==> flow/design.v <==
module APB_Slave#( parameter DWIDTH = 32, AWIDTH = 5)            
(   input                                      PCLK,             
    input                                   PRESETn,             
    input                                     PSELx,             
    input                                   PENABLE,             
    input                        [AWIDTH-1:0] PADDR,             
    input                                    PWRITE,             
    input                       [DWIDTH-1:0] PWDATA,             
    output reg                  [DWIDTH-1:0] PRDATA,             
    output                                   PREADY,             
    output                                   PSLVERR             
);  
    localparam                  [2:0] IDLE   = 3'b000;           
    localparam                  [2:0] READY  = 3'b001;           
    localparam                  [2:0] READ   = 3'b010;           
    localparam                  [2:0] WRITE  = 3'b011;           
    localparam                  [2:0] ERROR  = 3'b100;           
    reg                           [2:0] current_state;           
    reg                           [2:0]    next_state;           
    reg           [DWIDTH-1:0] mem_arr[2**AWIDTH-1:0];           
    wire          [AWIDTH-1:0]           base_address;           
    wire                                   PADDR_VALID;          
always @(posedge PCLK,negedge PRESETn)
    if(!PRESETn)
        current_state <= IDLE;  
    else
        current_state <= next_state;  
always @(*)
begin
    case(current_state)  
        IDLE : 
                next_state <= PSELx? READY:IDLE;  
        READY: 
                next_state <= !PSELx?                IDLE   
                            : !PADDR_VALID?         ERROR  
                            : !PENABLE?             READY  
                            : !PWRITE?              READ
                            :                       WRITE; 
        WRITE: 
                next_state <= !PSELx?                IDLE   
                            : !PENABLE?             READY  
                            :                       WRITE; 
        READ : 
                next_state <= !PSELx?                IDLE   
                            : !PENABLE?             READY  
                            :                       READ;  
        ERROR: 
                next_state <= PSELx&!PADDR_VALID?   ERROR  
                            : PSELx?                READY  
                            :                       IDLE;  
        default:
                next_state <= IDLE;
    endcase
end
always @(posedge PCLK)
begin
    if(current_state==READY && PSELx && PENABLE && PWRITE)
        mem_arr[PADDR] <= PWDATA;
end
always @(*)
begin
    if(current_state==READY && PSELx && PENABLE && !PWRITE)
        PRDATA = mem_arr[PADDR];
    else
        PRDATA = {DWIDTH{1'b0}};
end
    assign base_address[AWIDTH-1:0] = 'b0;
    assign PADDR_VALID = (PADDR>base_address) || (PADDR<(2**AWIDTH-1+base_address));
    assign PREADY= (current_state==READY);
    assign PSLVERR= (current_state==ERROR);
endmodule
=== Reports on APB_Slave ===
Tool output for the design above, in the order of the flow.
Line numbers count from 1 in the design file above.
Operators: Yosys type, input widths -> output width; for muxes data width and select width s.
Library cell names are shortened.
A cell with - has no value.

* Design top: APB_Slave
* Clock input: PCLK
* Library: sky130hd
* Timing corner: tt_025C_1v80

=== Elaborated design ===
Source: Yosys, flattened and elaborated, memories not mapped. Widths are those after wreduce; folded enables and synchronous resets count as part of the registers. Registers that Yosys merges into a memory's read port (data or address) are not register bits. Print and check cells do not count. Equal cells are merged and count once.
Memory sizes are those after Yosys's memory passes, which may raise the word count (mostly to a power of two), join words into wider ones and drop unused or constant bits.

* Cells after elaboration: 32
* Bits in writable memories: 1024
* Input bits: 42
* Bits in registers: 3
* Memory cells: 1
* Output and inout port bits: 34

{| class="wikitable"
|+ Memories
! memory !! words !! width !! rd ports !! wr ports !! line !! RTL
|-
| mem_arr || 32 || 32 || 1 || 1 || 20 || <nowiki>reg           [DWIDTH-1:0] mem_arr[2**AWIDTH-1:0];</nowiki>
|}

* Magnitude comparators: 2
* Bitwise logic cells: 1
* Equal/unequal tests: 4
* Reductions and logical operators: 8
* Multiplexer cells: 15

{| class="wikitable"
|+ Operators with widths
! operator !! count
|-
| $mux 32 || 2
|-
| $pmux 3 s5 || 1
|-
| $mux 2 || 5
|-
| $mux 3 || 3
|-
| $eq 3x2->1 const B || 2
|-
| $gt 5x1->1 const B || 1
|-
| $lt 5x5->1 const B || 1
|-
| $mux 5 || 1
|-
| $logic_and 1x1->1 || 4
|-
| $eq 3x1->1 const B || 1
|-
| $eq 3x3->1 const B || 1
|-
| $logic_not 3->1 || 1
|-
| $mux 1 || 3
|-
| $logic_not 1->1 || 2
|-
| $and 1x1->1 || 1
|-
| $logic_or 1x1->1 || 1
|}

=== Logic depth ===
Yosys ltp: most cells in a row. Word level: on the elaborated netlist, between registers, memories and ports. Mapped: between sequential cells and ports; inverters and the memories' decode and read muxes count.

* Word-level depth: 6
* ABC_AREA: 0
* Depth in mapped cells: 8

=== Synthesis result ===
The flow's flattened synthesis, as Yosys stat reports it; memories are mapped. The netlist is that of the ABC_AREA named above (0 if unset); the other value can give another one.

{| class="wikitable"
|+ Cell types
! cell type !! count !! area in all (um^2)
|-
| edfxtp_1 || 1024 || 3.07E+04
|-
| mux2i_1 || 512 || 5.12E+03
|-
| o22ai_1 || 254 || 1.59E+03
|-
| nor2_1 || 97 || 364.099
|-
| buf_2 || 68 || 340.326
|-
| a31oi_1 || 32 || 200.192
|-
| nor4_1 || 32 || 200.192
|-
| clkbuf_1 || 48 || 180.173
|-
| buf_6 || 9 || 101.347
|-
| dfrtp_1 || 4 || 100.096
|-
| nand4bb_1 || 6 || 67.565
|-
| nand4b_1 || 5 || 43.792
|-
| nor3_1 || 6 || 30.029
|-
| or4b_1 || 3 || 30.029
|-
| dfstp_2 || 1 || 26.275
|-
| o22ai_2 || 2 || 25.024
|-
| buf_4 || 3 || 22.522
|-
| nand3b_1 || 3 || 22.522
|}

Not listed: further types 11, cells in them 21.

* Mapped cells: 2130
* Cell area after synthesis: 39335.2 um^2
* Flip-flops: 1029
* Sequential part of the area: 30875.9 um^2
* Buffer cells: 129

=== Path before layout ===
Source: OpenSTA report_checks on the synthesized netlist (no wires, ideal clock, input and output delay 20% of the period each), path of least setup slack; recovery checks are left aside. Register names are those of the netlist, which keeps one name where synthesis merged equal registers.

* Path kind: input -> register
* Start: input port PADDR[1]
* End: memory mem_arr[27][0]
* Period: 5.5 ns
* Path slack: 0.726 ns
* Path delay: 3.674 ns
* Stages: 6
* Arrival time: 4.313 ns
* Library setup time: 0.461 ns
* Buffers on the path: 4
* Input delay: 1.100 ns
* Data required time: 5.039 ns
* Synthesis period reached: 4.774 ns

"path delay" is the arrival time less input delay plus setup time.
"stages" counts driving pins, that of a launching flip-flop among them; a cell with two outputs on the path counts twice.
"synthesis period reached" is the clock period less the worst setup slack; recovery checks do not enter. This is arithmetic on one report: input and output delays are still those of the set period (20% each).
Between the ends stands the longest chain of elaborated cells between them, by number of cells; it is not shown to be the way that was timed. Of several equally long chains one is given.
Each line given opens the expression or statement behind the cell; cells for indexed reads and writes are added by Yosys, which also makes memories of some case tables.

* Cells stage by stage: buf_2 buf_2 buf_2 buf_2 nand3_1 nor3_1
* Length of the longest elaborated chain: 1
* Elaborated cells between the ends (all ways): 1
* Source lines of those cells: 1
* Those cells by class: mux (1)

{| class="wikitable"
|+ RTL lines, path after synthesis
! item !! line !! RTL
|-
| start, declared || 6 || <nowiki>input                        [AWIDTH-1:0] PADDR,</nowiki>
|-
| $mux 5 || 57 || <nowiki>if(current_state==READY && PSELx && PENABLE && PWRITE)</nowiki>
|-
| end, declared || 20 || <nowiki>reg           [DWIDTH-1:0] mem_arr[2**AWIDTH-1:0];</nowiki>
|}

=== Worst path after layout ===
From the final timing report of flow run 1: the path of least setup slack in the routed layout; clock arrival at registers is part of the times.

* Path kind: input -> output
* Start: input port PADDR[3]
* End: output port PRDATA[23]
* Data required time: 7.30 ns
* Stages: 7
* Period: 9.12 ns
* Arrival time: 5.92 ns
* Buffers on the path: 3
* Path slack: 1.38 ns
* Input delay: 1.82 ns

Between the ends stands the longest chain of elaborated cells between them, by number of cells; it is not shown to be the way that was timed. Of several equally long chains one is given.
A memory read counts as a cell of the chain, while the word-level depth stops at memories.

* Cells stage by stage: clkdlybuf4s50_1 or4_2 buf_4 o22ai_1 nor4_1 a31oi_1 clkdlybuf4s50_1
* Length of the longest elaborated chain: 2
* Elaborated cells between the ends (all ways): 2
* Source lines of those cells: 2
* Those cells by class: mux (1); memory (1)

{| class="wikitable"
|+ RTL lines, path after layout
! item !! line !! RTL
|-
| start, declared || 6 || <nowiki>input                        [AWIDTH-1:0] PADDR,</nowiki>
|-
| $mem_v2 32x32 || 20 || <nowiki>reg           [DWIDTH-1:0] mem_arr[2**AWIDTH-1:0];</nowiki>
|-
| $mux 32 || 62 || <nowiki>if(current_state==READY && PSELx && PENABLE && !PWRITE)</nowiki>
|-
| end, declared || 9 || <nowiki>output reg                  [DWIDTH-1:0] PRDATA,</nowiki>
|}

Memo
Re: implementation data of APB_Slave

Measured results for APB_Slave: 6 stored runs of the Yosys and OpenROAD flow on sky130hd. The settings differ; the order carries no meaning. The constraints put input and output delay at 20% of the set period each and load the outputs with 0.01 pF.
"achieved clock period" is the run's clock period less its worst setup slack. It is reckoned from that one timing run; input and output delays stay at 20% of the period that was set.
"time of the worst setup path": the worst setup path's part of the clock period (all of it between registers, 20% less for each end at a port) less its slack. A launch clock that arrives late makes it longer, a capture clock that arrives late makes it shorter.
"power" is the tool's figure for a default switching activity; nothing was simulated.

=== Flow run 1 ===
{| class="wikitable"
! Setting !! Value
|-
| ABC_AREA || 0
|-
| CAP_MARGIN || 15
|-
| CELL_PAD_IN_SITES_DETAIL_PLACEMENT || 2
|-
| CELL_PAD_IN_SITES_GLOBAL_PLACEMENT || 1
|-
| CORE_UTILIZATION || 28
|-
| CTS_CLUSTER_DIAMETER || 337
|-
| GPL_ROUTABILITY_DRIVEN || 0
|-
| MIN_ROUTING_LAYER || met1
|-
| PLACE_DENSITY_LB_ADDON || 0.05
|-
| period_ns || 9.12
|-
| CORE_MARGIN || 2
|-
| SLEW_MARGIN || 20
|-
! Result !! Value
|-
| Standard-cell area of the final layout || 46563.4 um^2
|-
| Worst setup slack after layout || 1.380 ns
|-
| Synthesis area || 39335.2 um^2
|-
| Time of the worst setup path || 4.09 ns
|-
| Worst setup path type || input -> output
|-
| Total negative slack || 0.000 ns
|-
| Post-route utilization || 0.334
|-
| Worst-case hold slack || 0.536 ns
|-
| Achieved clock period || 7.740 ns
|-
| Power || 10.124 mW
|-
| Area of the die || 143497.0 um^2
|}

=== Flow run 2 ===
{| class="wikitable"
! Setting !! Value
|-
| ABC_AREA || 1
|-
| CELL_PAD_IN_SITES_DETAIL_PLACEMENT || 1
|-
| CELL_PAD_IN_SITES_GLOBAL_PLACEMENT || 2
|-
| CORE_ASPECT_RATIO || 1.49
|-
| CORE_UTILIZATION || 37
|-
| CTS_CLUSTER_SIZE || 46
|-
| GPL_TIMING_DRIVEN || 0
|-
| MAX_ROUTING_LAYER || met4
|-
| PLACE_DENSITY_LB_ADDON || 0.24
|-
| SETUP_SLACK_MARGIN || 0.27
|-
| SLEW_MARGIN || 30
|-
| TNS_END_PERCENT || 30
|-
| period_ns || 5.57
|-
| CAP_MARGIN || 20
|-
| CORE_MARGIN || 2
|-
! Result !! Value
|-
| Standard-cell area of the final layout || 50388.3 um^2
|-
| Power || 16.611 mW
|-
| Time of the worst setup path || 3.04 ns
|-
| Worst setup path type || input -> output
|-
| Worst setup slack after layout || 0.298 ns
|-
| Synthesis area || 42376.9 um^2
|-
| Achieved clock period || 5.272 ns
|-
| Area of the die || 117309.0 um^2
|-
| Post-route utilization || 0.443
|-
| Total negative slack || 0.000 ns
|-
| Worst-case hold slack || 0.532 ns
|}

=== Flow run 3 ===
{| class="wikitable"
! Setting !! Value
|-
| period_ns || 5.5
|-
| CAP_MARGIN || 20
|-
| CORE_MARGIN || 2
|-
| CORE_UTILIZATION || 40
|-
| SLEW_MARGIN || 20
|-
! Result !! Value
|-
| Area of the die || 100863.0 um^2
|-
| Power || 15.962 mW
|-
| Worst setup slack after layout || 0.113 ns
|-
| Synthesis area || 39335.2 um^2
|-
| Worst-case hold slack || 0.540 ns
|-
| Post-route utilization || 0.468
|-
| Standard-cell area of the final layout || 45839.0 um^2
|-
| Time of the worst setup path || 3.19 ns
|-
| Worst setup path type || input -> output
|-
| Achieved clock period || 5.387 ns
|-
| Total negative slack || 0.000 ns
|}

=== Flow run 4 ===
{| class="wikitable"
! Setting !! Value
|-
| ABC_AREA || 1
|-
| CELL_PAD_IN_SITES_DETAIL_PLACEMENT || 1
|-
| CELL_PAD_IN_SITES_GLOBAL_PLACEMENT || 2
|-
| CORE_ASPECT_RATIO || 1.49
|-
| CORE_UTILIZATION || 37
|-
| CTS_CLUSTER_SIZE || 46
|-
| GPL_TIMING_DRIVEN || 0
|-
| HOLD_SLACK_MARGIN || -0.06
|-
| MAX_ROUTING_LAYER || met4
|-
| PLACE_DENSITY_LB_ADDON || 0.29
|-
| SLEW_MARGIN || 5
|-
| TNS_END_PERCENT || 30
|-
| period_ns || 5.93
|-
| CAP_MARGIN || 20
|-
| CORE_MARGIN || 2
|-
! Result !! Value
|-
| Total negative slack || 0.000 ns
|-
| Worst-case hold slack || 0.515 ns
|-
| Area of the die || 117309.0 um^2
|-
| Time of the worst setup path || 3.49 ns
|-
| Worst setup path type || input -> output
|-
| Achieved clock period || 5.864 ns
|-
| Worst setup slack after layout || 0.066 ns
|-
| Post-route utilization || 0.432
|-
| Synthesis area || 42376.9 um^2
|-
| Power || 15.242 mW
|-
| Standard-cell area of the final layout || 49145.9 um^2
|}

=== Flow run 5 ===
{| class="wikitable"
! Setting !! Value
|-
| ABC_AREA || 1
|-
| CELL_PAD_IN_SITES_DETAIL_PLACEMENT || 1
|-
| CORE_ASPECT_RATIO || 0.52
|-
| CORE_UTILIZATION || 37
|-
| CTS_CLUSTER_SIZE || 46
|-
| GPL_TIMING_DRIVEN || 1
|-
| MAX_ROUTING_LAYER || met4
|-
| PLACE_DENSITY_LB_ADDON || 0.24
|-
| SETUP_SLACK_MARGIN || 0.18
|-
| SLEW_MARGIN || 35
|-
| period_ns || 7.5
|-
| CAP_MARGIN || 20
|-
| CORE_MARGIN || 2
|-
! Result !! Value
|-
| Area of the die || 117400.0 um^2
|-
| Worst setup slack after layout || 1.218 ns
|-
| Worst-case hold slack || 0.518 ns
|-
| Post-route utilization || 0.43
|-
| Standard-cell area of the final layout || 48744.2 um^2
|-
| Achieved clock period || 6.282 ns
|-
| Total negative slack || 0.000 ns
|-
| Time of the worst setup path || 3.28 ns
|-
| Worst setup path type || input -> output
|-
| Synthesis area || 42376.9 um^2
|-
| Power || 12.072 mW
|}

=== Flow run 6 ===
{| class="wikitable"
! Setting !! Value
|-
| CTS_CLUSTER_DIAMETER || 51
|-
| GPL_ROUTABILITY_DRIVEN || 0
|-
| MAX_ROUTING_LAYER || met4
|-
| period_ns || 5.5
|-
| CAP_MARGIN || 20
|-
| CORE_MARGIN || 2
|-
| CORE_UTILIZATION || 40
|-
| SLEW_MARGIN || 20
|-
! Result !! Value
|-
| Standard-cell area of the final layout || 45997.9 um^2
|-
| Post-route utilization || 0.469
|-
| Worst-case hold slack || 0.540 ns
|-
| Power || 16.209 mW
|-
| Achieved clock period || 5.390 ns
|-
| Time of the worst setup path || 3.19 ns
|-
| Worst setup path type || input -> output
|-
| Synthesis area || 39335.2 um^2
|-
| Area of the die || 100863.0 um^2
|-
| Worst setup slack after layout || 0.110 ns
|-
| Total negative slack || 0.000 ns
|}
